==> flow/design.v <==
module spi_master
(
	input                       sys_clk,
	input                       rst,
	output                      nCS,        
	output                      DCLK,       
	output                      MOSI,       
	input                       MISO,       
	input                       CPOL,
	input                       CPHA,
	input                       nCS_ctrl,
	input[15:0]                 clk_div,
	input                       wr_req,
	output                      wr_ack,
	input[7:0]                  data_in,
	output[7:0]                 data_out
);
localparam                   IDLE            = 0;
localparam                   DCLK_EDGE       = 1;
localparam                   DCLK_IDLE       = 2;
localparam                   ACK             = 3;
localparam                   LAST_HALF_CYCLE = 4;
localparam                   ACK_WAIT        = 5;
reg                          DCLK_reg;
reg[7:0]                     MOSI_shift;
reg[7:0]                     MISO_shift;
reg[2:0]                     state;
reg[2:0]                     next_state;
reg [15:0]                   clk_cnt;
reg[4:0]                     clk_edge_cnt;
assign MOSI = MOSI_shift[7];
assign DCLK = DCLK_reg;
assign data_out = MISO_shift;
assign wr_ack = (state == ACK);
assign nCS = nCS_ctrl;
always@(posedge sys_clk or posedge rst)
begin
	if(rst)
		state <= IDLE;
	else
		state <= next_state;
end
always@(*)
begin
	case(state)
		IDLE:
			if(wr_req == 1'b1)
				next_state <= DCLK_IDLE;
			else
				next_state <= IDLE;
		DCLK_IDLE:
			if(clk_cnt == clk_div)
				next_state <= DCLK_EDGE;
			else
				next_state <= DCLK_IDLE;
		DCLK_EDGE:
			if(clk_edge_cnt == 5'd15)
				next_state <= LAST_HALF_CYCLE;
			else
				next_state <= DCLK_IDLE;
		LAST_HALF_CYCLE:
			if(clk_cnt == clk_div)
				next_state <= ACK;
			else
				next_state <= LAST_HALF_CYCLE;
		ACK:
			next_state <= ACK_WAIT;
		ACK_WAIT:
			next_state <= IDLE;
		default:
			next_state <= IDLE;
	endcase
end
always@(posedge sys_clk or posedge rst)
begin
	if(rst)
		DCLK_reg <= 1'b0;
	else if(state == IDLE)
		DCLK_reg <= CPOL;
	else if(state == DCLK_EDGE)
		DCLK_reg <= ~DCLK_reg; 
end
always@(posedge sys_clk or posedge rst)
begin
	if(rst)
		clk_cnt <= 16'd0;
	else if(state == DCLK_IDLE || state == LAST_HALF_CYCLE)
		clk_cnt <= clk_cnt + 16'd1;
	else
		clk_cnt <= 16'd0;
end
always@(posedge sys_clk or posedge rst)
begin
	if(rst)
		clk_edge_cnt <= 5'd0;
	else if(state == DCLK_EDGE)
		clk_edge_cnt <= clk_edge_cnt + 5'd1;
	else if(state == IDLE)
		clk_edge_cnt <= 5'd0;
end
always@(posedge sys_clk or posedge rst)
begin
	if(rst)
		MOSI_shift <= 8'd0;
	else if(state == IDLE && wr_req)
		MOSI_shift <= data_in;
	else if(state == DCLK_EDGE)
		if(CPHA == 1'b0 && clk_edge_cnt[0] == 1'b1)
			MOSI_shift <= {MOSI_shift[6:0],MOSI_shift[7]};
		else if(CPHA == 1'b1 && (clk_edge_cnt != 5'd0 && clk_edge_cnt[0] == 1'b0))
			MOSI_shift <= {MOSI_shift[6:0],MOSI_shift[7]};
end
always@(posedge sys_clk or posedge rst)
begin
	if(rst)
		MISO_shift <= 8'd0;
	else if(state == IDLE && wr_req)
		MISO_shift <= 8'h00;
	else if(state == DCLK_EDGE)
		if(CPHA == 1'b0 && clk_edge_cnt[0] == 1'b0)
			MISO_shift <= {MISO_shift[6:0],MISO};
		else if(CPHA == 1'b1 && (clk_edge_cnt[0] == 1'b1))
			MISO_shift <= {MISO_shift[6:0],MISO};
end
endmodule
module sd_card_cmd(
	input                       sys_clk,
	input                       rst,
	input[15:0]                 spi_clk_div,                   
	input                       cmd_req,                       
	output                      cmd_req_ack,                   
	output reg                  cmd_req_error,                 
	input[47:0]                 cmd,                           
	input[7:0]                  cmd_r1,                        
	input[15:0]                 cmd_data_len,                  
	input                       block_read_req,                
	output reg                  block_read_valid,              
	output reg[7:0]             block_read_data,               
	output                      block_read_req_ack,            
	input                       block_write_req,               
	input[7:0]                  block_write_data,              
	output                      block_write_data_rd,           
	output                      block_write_req_ack,           
	output                      nCS_ctrl,                      
	output reg[15:0]            clk_div,
	output reg                  spi_wr_req,                    
	input                       spi_wr_ack,                    
	output[7:0]                 spi_data_in,                   
	input[7:0]                  spi_data_out                   
);
parameter S_IDLE         = 0;
parameter S_WAIT         = 1;
parameter S_INIT         = 2;
parameter S_CMD_PRE      = 3;
parameter S_CMD          = 4;
parameter S_CMD_DATA     = 5;
parameter S_READ_WAIT    = 6;
parameter S_READ         = 7;
parameter S_READ_ACK     = 8;
parameter S_WRITE_TOKEN  = 9;
parameter S_WRITE_DATA_0 = 10;
parameter S_WRITE_DATA_1 = 11;
parameter S_WRITE_CRC    = 12;
parameter S_WRITE_SUC    = 13;
parameter S_WRITE_BUSY   = 14;
parameter S_WRITE_ACK    = 15;
parameter S_ERR          = 16;
parameter S_END          = 17;
reg[4:0]                      state;
reg                           CS_reg;
reg[15:0]                     byte_cnt;
reg[7:0]                      send_data;
wire[7:0]                     data_recv;
reg[9:0]                      wr_data_cnt;
assign cmd_req_ack = (state == S_END);
assign block_read_req_ack = (state == S_READ_ACK);
assign block_write_req_ack= (state == S_WRITE_ACK);
assign block_write_data_rd = (state == S_WRITE_DATA_0);
assign spi_data_in = send_data;
assign data_recv = spi_data_out;
assign nCS_ctrl = CS_reg;
always@(posedge sys_clk or posedge rst)
begin
	if(rst == 1'b1)
	begin
		CS_reg <= 1'b1;
		spi_wr_req <= 1'b0;
		byte_cnt <= 16'd0;
		clk_div <= 16'd0;
		send_data <= 8'hff;
		state <= S_IDLE;
		cmd_req_error <= 1'b0;
		wr_data_cnt <= 10'd0;
	end
	else
		case(state)
			S_IDLE:
			begin
				state <= S_INIT;
				clk_div <= spi_clk_div;
				CS_reg <= 1'b1;
			end
			S_INIT:
			begin
				if(spi_wr_ack == 1'b1)
				begin
					if(byte_cnt >= 16'd10)
					begin
						byte_cnt <= 16'd0;
						spi_wr_req <= 1'b0;
						state <= S_WAIT;
					end
					begin
						byte_cnt <= byte_cnt + 16'd1;
					end
				end
				else
				begin
					spi_wr_req <= 1'b1;
					send_data <= 8'hff;
				end
			end
			S_WAIT:
			begin
				cmd_req_error <= 1'b0;
				wr_data_cnt <= 10'd0;
				if(cmd_req == 1'b1)
					state <= S_CMD_PRE;
				else if(block_read_req == 1'b1)
					state <= S_READ_WAIT;
				else if(block_write_req == 1'b1)
					state <= S_WRITE_TOKEN;
				clk_div <= spi_clk_div;
			end
			S_CMD_PRE:
			begin
				if(spi_wr_ack == 1'b1)
				begin
					state <= S_CMD;
					spi_wr_req <= 1'b0;
					byte_cnt <= 16'd0;
				end
				else
				begin
					spi_wr_req <= 1'b1;
					CS_reg <= 1'b1;
					send_data <= 8'hff;
				end
			end
			S_CMD:
			begin
				if(spi_wr_ack == 1'b1)
				begin
					if((byte_cnt == 16'hffff) || (data_recv != cmd_r1 && data_recv[7] == 1'b0))
					begin
						state <= S_ERR;
						spi_wr_req <= 1'b0;
						byte_cnt <= 16'd0;
					end
					else if(data_recv == cmd_r1)
					begin
						spi_wr_req <= 1'b0;
						if(cmd_data_len != 16'd0)
						begin
							state <= S_CMD_DATA;
							byte_cnt <= 16'd0;
						end
						else
						begin
							state <= S_END;
							byte_cnt <= 16'd0;
						end
					end
					else
						byte_cnt <=  byte_cnt + 16'd1;
				end
				else
				begin
					spi_wr_req <= 1'b1;
					CS_reg <= 1'b0;
					if(byte_cnt == 16'd0)
						send_data <= (cmd[47:40] | 8'h40);
					else if(byte_cnt == 16'd1)
						send_data <= cmd[39:32];
					else if(byte_cnt == 16'd2)
						send_data <= cmd[31:24];
					else if(byte_cnt == 16'd3)
						send_data <= cmd[23:16];
					else if(byte_cnt == 16'd4)
						send_data <= cmd[15:8];
					else if(byte_cnt == 16'd5)
						send_data <= cmd[7:0];
					else
						send_data <= 8'hff;
				end
			end
			S_CMD_DATA:
			begin
				if(spi_wr_ack == 1'b1)
				begin
					if(byte_cnt == cmd_data_len - 16'd1)
					begin
						state <= S_END;
						spi_wr_req <= 1'b0;
						byte_cnt <= 16'd0;
					end
					else
					begin
						byte_cnt <= byte_cnt + 16'd1;
					end
				end
				else
				begin
					spi_wr_req <= 1'b1;
					send_data <= 8'hff;
				end
			end
			S_READ_WAIT:
			begin
				if(spi_wr_ack == 1'b1 && data_recv == 8'hfe)
				begin
					spi_wr_req <= 1'b0;
					state <= S_READ;
					byte_cnt <= 16'd0;
				end
				else
				begin
					spi_wr_req <= 1'b1;
					send_data <= 8'hff;
				end
			end
			S_READ:
			begin
				if(spi_wr_ack == 1'b1)
				begin
					if(byte_cnt == 16'd513)
					begin
						state <= S_READ_ACK;
						spi_wr_req <= 1'b0;
						byte_cnt <= 16'd0;
					end
					else
					begin
						byte_cnt <= byte_cnt + 16'd1;
					end
				end
				else
				begin
					spi_wr_req <= 1'b1;
					send_data <= 8'hff;
				end
			end
			S_WRITE_TOKEN:
				if(spi_wr_ack == 1'b1)
				begin
					state <= S_WRITE_DATA_0;
					spi_wr_req <= 1'b0;
					byte_cnt <= 16'd0;  
				end
				else
				begin
					spi_wr_req <= 1'b1;
					send_data <= 8'hfe;
				end
			S_WRITE_DATA_0:
			begin
				state <= S_WRITE_DATA_1;
				wr_data_cnt <= wr_data_cnt + 10'd1;
			end
			S_WRITE_DATA_1:
			begin
				if(spi_wr_ack == 1'b1 && wr_data_cnt == 10'd512)
				begin
					state <= S_WRITE_CRC;
					spi_wr_req <= 1'b0;
				end
				else if(spi_wr_ack == 1'b1)
				begin
					state <= S_WRITE_DATA_0;
					spi_wr_req <= 1'b0;
				end
				else
				begin
					spi_wr_req <= 1'b1;
					send_data <= block_write_data;
				end
			end
			S_WRITE_CRC:
			begin
				if(spi_wr_ack == 1'b1)
				begin
					if(byte_cnt == 16'd1)
					begin
						state <= S_WRITE_SUC;
						spi_wr_req <= 1'b0;
						byte_cnt <= 16'd0;
					end
					else
					begin
						byte_cnt <= byte_cnt + 16'd1;
					end
				end
				else
				begin
					spi_wr_req <= 1'b1;
					send_data <= 8'hff;
				end
			end
			S_WRITE_SUC :
			begin
				if(spi_wr_ack == 1'b1)
				begin
					if(data_recv[4:0] == 5'b00101)
					begin
						state <= S_WRITE_BUSY;
						spi_wr_req <= 1'b0;
					end
				end
				else
				begin
					spi_wr_req <= 1'b1;
					send_data <= 8'hff;
				end
			end
			S_WRITE_BUSY :
			begin
				if(spi_wr_ack == 1'b1)
				begin
					if(data_recv == 8'hff)
					begin
						state <= S_WRITE_ACK;
						spi_wr_req <= 1'b0;
					end
				end
				else
				begin
					spi_wr_req <= 1'b1;
					send_data <= 8'hff;
				end
			end
			S_ERR:
			begin
				state <= S_END;
				cmd_req_error <= 1'b1;
			end
			S_READ_ACK,S_WRITE_ACK,S_END:
			begin
				state <= S_WAIT;
			end
			default:
				state <= S_IDLE;
		endcase
end
always@(posedge sys_clk or posedge rst)
begin
	if(rst == 1'b1)
		block_read_valid <= 1'b0;
	else if(state == S_READ && byte_cnt < 16'd512)
		block_read_valid <= spi_wr_ack;
	else
		block_read_valid <= 1'b0;
end
always@(posedge sys_clk or posedge rst)
begin
	if(rst == 1'b1)
		block_read_data <= 8'd0;
	else if(state == S_READ && spi_wr_ack == 1'b1)
		block_read_data <= data_recv;
end
endmodule
module sd_card_sec_read_write
#(
	parameter  SPI_LOW_SPEED_DIV = 248,          
	parameter  SPI_HIGH_SPEED_DIV = 0            
)
(
	input            clk,
	input            rst,
	output reg       sd_init_done,
	input            sd_sec_read,
	input[31:0]      sd_sec_read_addr,
	output[7:0]      sd_sec_read_data,
	output           sd_sec_read_data_valid,
	output           sd_sec_read_end,
	input            sd_sec_write,
	input[31:0]      sd_sec_write_addr,
	input[7:0]       sd_sec_write_data,
	output           sd_sec_write_data_req,
	output           sd_sec_write_end,
	output reg[15:0] spi_clk_div,
	output reg       cmd_req,
	input            cmd_req_ack,
	input            cmd_req_error,
	output reg[47:0] cmd,
	output reg[7:0]  cmd_r1,
	output reg[15:0] cmd_data_len,
	output reg       block_read_req,
	input            block_read_valid,
	input[7:0]       block_read_data,
	input            block_read_req_ack,
	output reg       block_write_req,
	output[7:0]      block_write_data,
	input            block_write_data_rd,
	input            block_write_req_ack
);
reg[7:0] read_data;
reg[31:0] timer;
localparam S_IDLE               = 0;
localparam S_CMD0               = 1;
localparam S_CMD8               = 2;
localparam S_CMD55              = 3;
localparam S_CMD41              = 4;
localparam S_CMD17              = 5;
localparam S_READ               = 6;
localparam S_CMD24              = 7;
localparam S_WRITE              = 8;
localparam S_ERR                = 14;
localparam S_WRITE_END          = 15;
localparam S_READ_END           = 16;
localparam S_WAIT_READ_WRITE    = 17;
localparam S_CMD16              = 18;
reg[4:0]                       state;
reg[31:0]                      sec_addr;
assign sd_sec_read_data_valid = (state == S_READ) && block_read_valid;
assign sd_sec_read_data = block_read_data;
assign sd_sec_read_end = (state == S_READ_END);
assign sd_sec_write_data_req = (state == S_WRITE) && block_write_data_rd;
assign block_write_data = sd_sec_write_data;
assign sd_sec_write_end = (state == S_WRITE_END);
always@(posedge clk or posedge rst)
begin
	if(rst == 1'b1)
	begin
		state <= S_IDLE;
		cmd_req <= 1'b0;
		cmd_data_len <= 16'd0;
		cmd_r1 <= 8'd0;
		cmd <= 48'd0;
		spi_clk_div <= SPI_LOW_SPEED_DIV[15:0];
		block_write_req <= 1'b0;
		block_read_req <= 1'b0;
		sec_addr <= 32'd0;
		sd_init_done <= 1'b0;
	end
	else
		case(state)
			S_IDLE:
			begin
				state <= S_CMD0;
				sd_init_done <= 1'b0;
				spi_clk_div <= SPI_LOW_SPEED_DIV[15:0];
			end
			S_CMD0:
			begin
				if(cmd_req_ack & ~cmd_req_error)
				begin
					state <= S_CMD8;
					cmd_req <= 1'b0;
				end
				else
				begin
					cmd_req <= 1'b1;
					cmd_data_len <= 16'd0;
					cmd_r1 <= 8'h01;
					cmd <= {8'd0,8'h00,8'h00,8'h00,8'h00,8'h95};
				end
			end
			S_CMD8:
			begin
				if(cmd_req_ack & ~cmd_req_error)
				begin
					state <= S_CMD55;
					cmd_req <= 1'b0;
				end
				else
				begin
					cmd_req <= 1'b1;
					cmd_data_len <= 16'd4;
					cmd_r1 <= 8'h01;
					cmd <= {8'd8,8'h00,8'h00,8'h01,8'haa,8'h87};
				end
			end
			S_CMD55:
			begin
				if(cmd_req_ack & ~cmd_req_error)
				begin
					state <= S_CMD41;
					cmd_req <= 1'b0;
				end
				else
				begin
					cmd_req <= 1'b1;
					cmd_data_len <= 16'd0;
					cmd_r1 <= 8'h01;
					cmd <= {8'd55,8'h00,8'h00,8'h00,8'h00,8'hff};
				end
			end
			S_CMD41:
			begin
				if(cmd_req_ack & ~cmd_req_error)
				begin
					state <= S_CMD16;
					cmd_req <= 1'b0;
					sd_init_done <= 1'b1;
					spi_clk_div <= SPI_HIGH_SPEED_DIV[15:0];
				end
				else if(cmd_req_ack)
				begin
					state <= S_CMD55;
				end
				else
				begin
					cmd_req <= 1'b1;
					cmd_data_len <= 16'd0;
					cmd_r1 <= 8'h00;
					cmd <= {8'd41,8'h40,8'h00,8'h00,8'h00,8'hff};
				end
			end
			S_CMD16:
			begin
				if(cmd_req_ack & ~cmd_req_error)
				begin
					state <= S_WAIT_READ_WRITE;
					cmd_req <= 1'b0;
					sd_init_done <= 1'b1;
					spi_clk_div <= SPI_HIGH_SPEED_DIV[15:0];
				end
				else if(cmd_req_ack)
				begin
					state <= S_CMD55;
				end
				else
				begin
					cmd_req <= 1'b1;
					cmd_data_len <= 16'd0;
					cmd_r1 <= 8'h00;
					cmd <= {8'd16,32'd512,8'hff};
				end
			end			
			S_WAIT_READ_WRITE:
			begin
				if(sd_sec_write ==  1'b1)
				begin
					state <= S_CMD24;
					sec_addr <= sd_sec_write_addr;
				end
				else if(sd_sec_read == 1'b1)
				begin
					state <= S_CMD17;
					sec_addr <= sd_sec_read_addr;
				end
				spi_clk_div <= 16'd0;
			end
			S_CMD24:
			begin
				if(cmd_req_ack & ~cmd_req_error)
				begin
					state <= S_WRITE;
					cmd_req <= 1'b0;
				end
				else
				begin
					cmd_req <= 1'b1;
					cmd_data_len <= 16'd0;
					cmd_r1 <= 8'h00;
					cmd <= {8'd24,sec_addr,8'hff};
				end
			end
			S_WRITE:
			begin
				if(block_write_req_ack == 1'b1)
				begin
					block_write_req <= 1'b0;
					state <= S_WRITE_END;
				end
				else
					block_write_req <= 1'b1;
			end
			S_CMD17:
			begin
				if(cmd_req_ack & ~cmd_req_error)
				begin
					state <= S_READ;
					cmd_req <= 1'b0;
				end
				else
				begin
					cmd_req <= 1'b1;
					cmd_data_len <= 16'd0;
					cmd_r1 <= 8'h00;
					cmd <= {8'd17,sec_addr,8'hff};
				end
			end
			S_READ:
			begin
				if(block_read_req_ack)
				begin
					state <= S_READ_END;
					block_read_req <= 1'b0;
				end
				else
				begin
					block_read_req <= 1'b1;
				end
			end
			S_WRITE_END:
			begin
				state <= S_WAIT_READ_WRITE;
			end
			S_READ_END:
			begin
				state <= S_WAIT_READ_WRITE;
			end
			default:
				state <= S_IDLE;
		endcase
end
endmodule
module sd_card_top
#(
	parameter  SPI_LOW_SPEED_DIV = 248,          
	parameter  SPI_HIGH_SPEED_DIV = 0            
)
(
	input            clk,
	input            rst,
	output           SD_nCS,                     
	output           SD_DCLK,                    
	output           SD_MOSI,                    
	input            SD_MISO,                    
	output           sd_init_done,               
	input            sd_sec_read,                
	input[31:0]      sd_sec_read_addr,           
	output[7:0]      sd_sec_read_data,           
	output           sd_sec_read_data_valid,     
	output           sd_sec_read_end,            
	input            sd_sec_write,               
	input[31:0]      sd_sec_write_addr,          
	input[7:0]       sd_sec_write_data,          
	output           sd_sec_write_data_req,      
	output           sd_sec_write_end            
);
wire[15:0]           spi_clk_div;                
wire                 cmd_req;                    
wire                 cmd_req_ack;                
wire                 cmd_req_error;              
wire[47:0]           cmd;                        
wire[7:0]            cmd_r1;                     
wire[15:0]           cmd_data_len;               
wire                 block_read_req;             
wire                 block_read_valid;           
wire[7:0]            block_read_data;            
wire                 block_read_req_ack;         
wire                 block_write_req;            
wire[7:0]            block_write_data;           
wire                 block_write_data_rd;        
wire                 block_write_req_ack;        
wire                 nCS_ctrl;                   
wire                 spi_wr_req;                 
wire                 spi_wr_ack;                 
wire[7:0]            spi_data_in;                
wire[7:0]            spi_data_out;               
wire[15:0]           clk_div;
sd_card_sec_read_write
#(
	.SPI_LOW_SPEED_DIV(SPI_LOW_SPEED_DIV),
	.SPI_HIGH_SPEED_DIV(SPI_HIGH_SPEED_DIV)
)
sd_card_sec_read_write_m0(
	.clk                            (clk                    ),
	.rst                            (rst                    ),
	.sd_init_done                   (sd_init_done           ),
	.sd_sec_read                    (sd_sec_read            ),
	.sd_sec_read_addr               (sd_sec_read_addr       ),
	.sd_sec_read_data               (sd_sec_read_data       ),
	.sd_sec_read_data_valid         (sd_sec_read_data_valid ),
	.sd_sec_read_end                (sd_sec_read_end        ),
	.sd_sec_write                   (sd_sec_write           ),
	.sd_sec_write_addr              (sd_sec_write_addr      ),
	.sd_sec_write_data              (sd_sec_write_data      ),
	.sd_sec_write_data_req          (sd_sec_write_data_req  ),
	.sd_sec_write_end               (sd_sec_write_end       ),
	.spi_clk_div                    (spi_clk_div            ),
	.cmd_req                        (cmd_req                ),
	.cmd_req_ack                    (cmd_req_ack            ),
	.cmd_req_error                  (cmd_req_error          ),
	.cmd                            (cmd                    ),
	.cmd_r1                         (cmd_r1                 ),
	.cmd_data_len                   (cmd_data_len           ),
	.block_read_req                 (block_read_req         ),
	.block_read_valid               (block_read_valid       ),
	.block_read_data                (block_read_data        ),
	.block_read_req_ack             (block_read_req_ack     ),
	.block_write_req                (block_write_req        ),
	.block_write_data               (block_write_data       ),
	.block_write_data_rd            (block_write_data_rd    ),
	.block_write_req_ack            (block_write_req_ack    )
);
sd_card_cmd sd_card_cmd_m0(
	.sys_clk                        (clk                    ),
	.rst                            (rst                    ),
	.spi_clk_div                    (spi_clk_div            ),
	.cmd_req                        (cmd_req                ),
	.cmd_req_ack                    (cmd_req_ack            ),
	.cmd_req_error                  (cmd_req_error          ),
	.cmd                            (cmd                    ),
	.cmd_r1                         (cmd_r1                 ),
	.cmd_data_len                   (cmd_data_len           ),
	.block_read_req                 (block_read_req         ),
	.block_read_req_ack             (block_read_req_ack     ),
	.block_read_data                (block_read_data        ),
	.block_read_valid               (block_read_valid       ),
	.block_write_req                (block_write_req        ),
	.block_write_data               (block_write_data       ),
	.block_write_data_rd            (block_write_data_rd    ),
	.block_write_req_ack            (block_write_req_ack    ),
	.nCS_ctrl                       (nCS_ctrl               ),
	.clk_div                        (clk_div                ),
	.spi_wr_req                     (spi_wr_req             ),
	.spi_wr_ack                     (spi_wr_ack             ),
	.spi_data_in                    (spi_data_in            ),
	.spi_data_out                   (spi_data_out           )
);
spi_master spi_master_m0(
	.sys_clk                        (clk                    ),
	.rst                            (rst                    ),
	.nCS                            (SD_nCS                 ),
	.DCLK                           (SD_DCLK                ),
	.MOSI                           (SD_MOSI                ),
	.MISO                           (SD_MISO                ),
	.clk_div                        (clk_div                ),
	.CPOL                           (1'b1                   ),
	.CPHA                           (1'b1                   ),
	.nCS_ctrl                       (nCS_ctrl               ),
	.wr_req                         (spi_wr_req             ),
	.wr_ack                         (spi_wr_ack             ),
	.data_in                        (spi_data_in            ),
	.data_out                       (spi_data_out           )
);
endmodule
# Reports on sd_card_top
# Tool output for the design above before and after an edit, in the order of the flow.
# Lines under "before" count in the file above, lines under "after" in the edited file.
# "diff": "after" minus "before" as printed here.
# Library cell names are shortened.
# Not given: --
[setup]
top = "sd_card_top"
clk_port = "clk"
library = "sky130hd"
pvt_corner = "tt_025C_1v80"

# Diff
# The edit as a unified diff against the file above.
# A script made this edit. It changes what the design does and was not meant as an optimisation.
# begin of diff
@@ -52,9 +52,4 @@
 			if(clk_cnt == clk_div)
 				next_state <= DCLK_EDGE;
-			else
-				next_state <= DCLK_IDLE;
-		DCLK_EDGE:
-			if(clk_edge_cnt == 5'd15)
-				next_state <= LAST_HALF_CYCLE;
 			else
 				next_state <= DCLK_IDLE;
# end of diff

# Word-level counts
# Yosys after proc, flatten, opt, wreduce and memory -nomap, before mapping. Memory bits, and registers merged into a memory's read port (data or address), are not among the register bits. Print and check cells are not counted. Equal cells are merged and count once.
[classes]
columns = ["element", "before", "after", "diff"]
rows = [
  ["addsub", 5, 5, 0],
  ["multipliers", 0, 0, 0],
  ["div", 0, 0, 0],
  ["cmp", 2, 2, 0],
  ["equal", 105, 104, -1],
  ["shift", 0, 0, 0],
  ["muxes", 136, 135, -1],
  ["bitwise", 5, 5, 0],
  ["reduce_and_logical", 55, 55, 0],
]
[ops]
columns = ["op", "before", "after", "diff"]
rows = [
  ["equality test 5 x 4 -> 1 bit (second input constant)", 11, 10, -1],
  ["2-to-1 mux 3 bit", 2, 1, -1],
  ["parallel mux 3 bit (select 5 bit)", 1, 0, -1],
  ["parallel mux 3 bit (select 4 bit)", 0, 1, 1],
]
# Unchanged operator kinds not shown: 73.
[bits]
columns = ["element", "before", "after", "diff"]
rows = [
  ["reg_bits", 237, 237, 0],
  ["latchBits", 0, 0, 0],
  ["mem_bits_rw", 0, 0, 0],
  ["romBits", 0, 0, 0],
  ["clocked_rd_ports_x_width", 0, 0, 0],
  ["mem_count", 0, 0, 0],
  ["input_bits", 77, 77, 0],
  ["output_inout_bits", 16, 16, 0],
  ["word_cells", 334, 332, -2],
]

# Longest topological paths
# Depth = most cells in a row (Yosys ltp): at word level without a register or memory, in the mapped netlist without a sequential cell, where the memories' decode and read muxes count.
[logic_depth]
columns = ["element", "before", "after", "diff"]
rows = [
  ["ltp_word", 9, 9, 0],
  ["abc_area", "0", "0", "--"],
  ["depth_mapped", 9, 10, 1],
  ["ltp_nobuf", 8, 8, 0],
]

# Mapped cells and area
# Source: synth_stat.txt of the flow (Yosys; design flattened, memories mapped). It holds for the ABC_AREA given above (unset counts as 0); a run with the other value may have another netlist.
[synth_totals]
columns = ["element", "before", "after", "diff"]
rows = [
  ["mapped_cells", 1021, 1036, 15],
  ["synth_area_um2", 9676.8, 9804.4, 127.6],
  ["sequential_area_um2", 5044.8, 5044.8, 0.0],
  ["ffs", 201, 201, 0],
  ["buf_cells", 53, 55, 2],
]
[types]
columns = ["type", "before", "after", "diff"]
rows = [
  ["a21oi_1", 30, 56, 26],
  ["nand3_1", 74, 59, -15],
  ["o21ai_0", 88, 99, 11],
  ["nand2_1", 179, 170, -9],
  ["nor2_1", 56, 63, 7],
  ["clkbuf_1", 39, 33, -6],
  ["a22o_1", 12, 6, -6],
  ["mux2i_1", 42, 47, 5],
  ["inv_1", 33, 38, 5],
  ["o21ai_1", 9, 4, -5],
  ["a211oi_1", 1, 6, 5],
  ["buf_6", 0, 5, 5],
  ["or4_1", 5, 1, -4],
  ["nor2_2", 0, 4, 4],
  ["and3_1", 16, 13, -3],
  ["xor2_1", 11, 8, -3],
  ["a32o_1", 6, 3, -3],
  ["xnor2_1", 6, 9, 3],
]
# Unchanged cell types not shown: 15.
# The list need not be complete.
# The figures by module come from a second, unflattened synthesis with its own total; it is not the netlist above.
[unflattened]
columns = ["element", "before", "after", "diff"]
rows = [
  ["hier_cells", 1199, 1179, -20],
  ["hier_area_um2", 11584.9, 11586.1, 1.2],
]
# Rows give one instance, submodules left out.
[by_module_before]
columns = ["mod", "n_inst", "n_cells", "mod_area_um2", "seq_area_um2"]
rows = [
  ["sd_card_cmd", 1, 527, 4807.1, 2014.4],
  ["sd_card_sec_read_write", 1, 449, 4580.6, 2329.7],
  ["spi_master", 1, 222, 2193.4, 1102.3],
  ["sd_card_top", 1, 1, 3.8, 0.0],
]
[by_module_after]
columns = ["mod", "n_inst", "n_cells", "mod_area_um2", "seq_area_um2"]
rows = [
  ["sd_card_cmd", 1, 527, 4807.1, 2014.4],
  ["sd_card_sec_read_write", 1, 449, 4580.6, 2329.7],
  ["spi_master", 1, 202, 2194.6, 1102.3],
  ["sd_card_top", 1, 1, 3.8, 0.0],
]

# Timing after synthesis
# Source: OpenSTA report_checks on the synthesized netlist (no wires, ideal clock, input and output delay 20% of the period each), path of least setup slack; recovery checks are left aside. Register names are those of the netlist, which keeps one name where synthesis merged equal registers.
[synth_path]
columns = ["element", "before", "after", "diff"]
rows = [
  ["path_type", "register to register", "register to register", "--"],
  ["startpoint", "register sd_card_cmd_m0.byte_cnt[0]", "register sd_card_cmd_m0.byte_cnt[1]", "--"],
  ["endpoint", "register sd_card_cmd_m0.byte_cnt[15]", "register sd_card_cmd_m0.byte_cnt[13]", "--"],
  ["tclk_ns", 5.0, 5.0, 0.0],
  ["arrival_time_ns", 2.313, 2.194, -0.119],
  ["slack_ns", 2.555, 2.682, 0.127],
  ["path_delay_ns", 2.446, 2.318, -0.128],
  ["stages", 9, 11, 2],
  ["synth_period_reached_ns", 2.445, 2.318, -0.127],
]
# "path_delay_ns" is the arrival time less input delay plus setup time.
# "stages" counts driving pins, that of a launching flip-flop among them; a cell with two outputs on the path counts twice.
# "synth_period_reached_ns" = period - worst setup slack (recovery checks aside). The figure is calculated, with input and output delays left at 20% of the set period.
# The rows between start and end are the longest chain of elaborated cells between them; the timing report does not say that the signal goes this way. Where chains are equally long, one stands for them.
# A line is the first line of the expression or statement that the cell stems from. Yosys adds cells for indexed reads and writes and turns some case tables into memories.
# At most two assigning lines are given for a register; there are more.
[synth_via_before]
cell_sequence = "dfrtp_1 -> ha_1 -> nor3b_1 -> nand4_1 -> a32o_1 -> nor3b_4 -> buf_4 -> a2bb2oi_1 -> o31ai_1"
elab_chain_cells = 5
cone_cells = 17
classes_between = "add/sub: 1; eq/ne: 4; mux: 11; reduce/logical: 1"
[synth_rtl_before]
columns = ["element", "line_no", "source"]
rows = [
  ["from (decl)", 171, "reg[15:0]                     byte_cnt;"],
  ["from (assign)", 214, "byte_cnt <= byte_cnt + 16'd1;"],
  ["from (assign)", 275, "byte_cnt <= byte_cnt + 16'd1;"],
  ["adder 16 x 1 -> 16 bit", 275, ""],
  ["2-to-1 mux 16 bit", 260, "else if(data_recv == cmd_r1)"],
  ["2-to-1 mux 16 bit", 254, "if((byte_cnt == 16'hffff) || (data_recv != cmd_r1 && data_recv[7] == 1'b0))"],
  ["2-to-1 mux 16 bit", 252, "if(spi_wr_ack == 1'b1)"],
  ["parallel mux 16 bit (select 7 bit)", 196, "case(state)"],
  ["to (assign)", 214, ""],
  ["to (assign)", 275, ""],
  ["to (decl)", 171, ""],
]
[synth_via_after]
cell_sequence = "dfrtp_1 -> inv_1 -> ha_1 -> buf_6 -> nor4b_1 -> nand4_1 -> o2bb2ai_2 -> nor4b_4 -> and2_1 -> buf_6 -> nor4_2"
elab_chain_cells = 5
cone_cells = 17
classes_between = "add/sub: 1; eq/ne: 4; mux: 11; reduce/logical: 1"
[synth_rtl_after]
columns = ["element", "line_no", "source"]
rows = [
  ["from (decl)", 166, "reg[15:0]                     byte_cnt;"],
  ["from (assign)", 209, "byte_cnt <= byte_cnt + 16'd1;"],
  ["from (assign)", 270, "byte_cnt <= byte_cnt + 16'd1;"],
  ["adder 16 x 1 -> 16 bit", 270, ""],
  ["2-to-1 mux 16 bit", 255, "else if(data_recv == cmd_r1)"],
  ["2-to-1 mux 16 bit", 249, "if((byte_cnt == 16'hffff) || (data_recv != cmd_r1 && data_recv[7] == 1'b0))"],
  ["2-to-1 mux 16 bit", 247, "if(spi_wr_ack == 1'b1)"],
  ["parallel mux 16 bit (select 7 bit)", 191, "case(state)"],
  ["to (assign)", 209, ""],
  ["to (assign)", 270, ""],
  ["to (decl)", 166, ""],
]

# Timing after layout
# Path of least setup slack in the final report of the runs of pair A (OpenROAD, finished layout, wires in). Where an end is a register, its clock arrival counts in the times.
[layout_path]
columns = ["element", "before", "after", "diff"]
rows = [
  ["path_type", "register to register", "register to register", "--"],
  ["startpoint", "register sd_card_cmd_m0.byte_cnt[1]", "register sd_card_cmd_m0.byte_cnt[1]", "--"],
  ["endpoint", "register sd_card_cmd_m0.byte_cnt[13]", "register sd_card_cmd_m0.byte_cnt[13]", "--"],
  ["tclk_ns", 5.0, 5.0, 0.0],
  ["arrival_time_ns", 3.89, 3.59, -0.30],
  ["slack_ns", 1.52, 1.79, 0.27],
  ["stages", 9, 9, 0],
]
# The rows between start and end are the longest chain of elaborated cells between them; the timing report does not say that the signal goes this way. Where chains are equally long, one stands for them.
# At most two assigning lines are given for a register; there are more.
[layout_via_before]
cell_sequence = "dfrtp_1 -> inv_1 -> ha_1 -> nor3b_1 -> nand4_1 -> a21oi_1 -> nor3b_4 -> nor2_1 -> a22o_1"
elab_chain_cells = 5
cone_cells = 17
classes_between = "add/sub: 1; eq/ne: 4; mux: 11; reduce/logical: 1"
[layout_rtl_before]
columns = ["element", "line_no", "source"]
rows = [
  ["from (decl)", 171, "reg[15:0]                     byte_cnt;"],
  ["from (assign)", 214, "byte_cnt <= byte_cnt + 16'd1;"],
  ["from (assign)", 275, "byte_cnt <= byte_cnt + 16'd1;"],
  ["adder 16 x 1 -> 16 bit", 275, ""],
  ["2-to-1 mux 16 bit", 260, "else if(data_recv == cmd_r1)"],
  ["2-to-1 mux 16 bit", 254, "if((byte_cnt == 16'hffff) || (data_recv != cmd_r1 && data_recv[7] == 1'b0))"],
  ["2-to-1 mux 16 bit", 252, "if(spi_wr_ack == 1'b1)"],
  ["parallel mux 16 bit (select 7 bit)", 196, "case(state)"],
  ["to (assign)", 214, ""],
  ["to (assign)", 275, ""],
  ["to (decl)", 171, ""],
]
[layout_via_after]
cell_sequence = "dfrtp_1 -> inv_1 -> ha_1 -> nor4b_1 -> nand4_1 -> o2bb2ai_2 -> nor4b_4 -> and2_1 -> nor4_2"
elab_chain_cells = 5
cone_cells = 17
classes_between = "add/sub: 1; eq/ne: 4; mux: 11; reduce/logical: 1"
[layout_rtl_after]
columns = ["element", "line_no", "source"]
rows = [
  ["from (decl)", 166, "reg[15:0]                     byte_cnt;"],
  ["from (assign)", 209, "byte_cnt <= byte_cnt + 16'd1;"],
  ["from (assign)", 270, "byte_cnt <= byte_cnt + 16'd1;"],
  ["adder 16 x 1 -> 16 bit", 270, ""],
  ["2-to-1 mux 16 bit", 255, "else if(data_recv == cmd_r1)"],
  ["2-to-1 mux 16 bit", 249, "if((byte_cnt == 16'hffff) || (data_recv != cmd_r1 && data_recv[7] == 1'b0))"],
  ["2-to-1 mux 16 bit", 247, "if(spi_wr_ack == 1'b1)"],
  ["parallel mux 16 bit (select 7 bit)", 191, "case(state)"],
  ["to (assign)", 209, ""],
  ["to (assign)", 270, ""],
  ["to (decl)", 166, ""],
]

# Layout results
# Runs of the flow (Yosys, OpenROAD) on both versions; the two runs of a pair have the same settings. The constraints put input and output delay at 20% of the set period each and load the outputs with 0.01 pF.
[flow_settings_pair_A]
CORE_UTILIZATION = 40
period_ns = 5.0
CAP_MARGIN = 20
CORE_MARGIN = 2
SLEW_MARGIN = 20
[measured_pair_A]
columns = ["element", "before", "after", "diff"]
rows = [
  ["synthesis_area_um2", 9676.8, 9804.4, 127.6],
  ["total_die_area_um2", 25451.4, 25779.5, 328.1],
  ["layout_stdcell_area_um2", 11658.7, 11845.1, 186.4],
  ["fin_util_frac", 0.494, 0.49, -0.004],
  ["setup_ws_ns", 1.521, 1.792, 0.271],
  ["fin_tns_ns", 0.000, 0.000, 0.000],
  ["worst_hold_slack_ns", 0.432, 0.448, 0.016],
  ["final_power_uw", 3453, 3571, 118],
  ["achievedPeriod_ns", 3.479, 3.208, -0.271],
]
[flow_settings_pair_B]
ABC_AREA = 0
CELL_PAD_IN_SITES_GLOBAL_PLACEMENT = 1
CORE_ASPECT_RATIO = 1.35
CORE_UTILIZATION = 39
CTS_CLUSTER_SIZE = 14
PLACE_DENSITY_LB_ADDON = 0.18
SLEW_MARGIN = 30
TNS_END_PERCENT = 25
period_ns = 4.28
CAP_MARGIN = 20
CORE_MARGIN = 2
[measured_pair_B]
columns = ["element", "before", "after", "diff"]
rows = [
  ["synthesis_area_um2", 9676.8, 9804.4, 127.6],
  ["total_die_area_um2", 26102.4, 26437.4, 335.0],
  ["layout_stdcell_area_um2", 11619.9, 11780.0, 160.1],
  ["fin_util_frac", 0.471, 0.475, 0.004],
  ["setup_ws_ns", 1.022, 1.306, 0.284],
  ["fin_tns_ns", 0.000, 0.000, 0.000],
  ["worst_hold_slack_ns", 0.430, 0.441, 0.011],
  ["final_power_uw", 3887, 4121, 234],
  ["achievedPeriod_ns", 3.258, 2.974, -0.284],
]
# "achievedPeriod_ns" is the run's clock period less its worst setup slack. It is reckoned from that one timing run; input and output delays stay at 20% of the period that was set.
# "final_power_uw": no workload was simulated; the value follows from the tool's default switching activity.
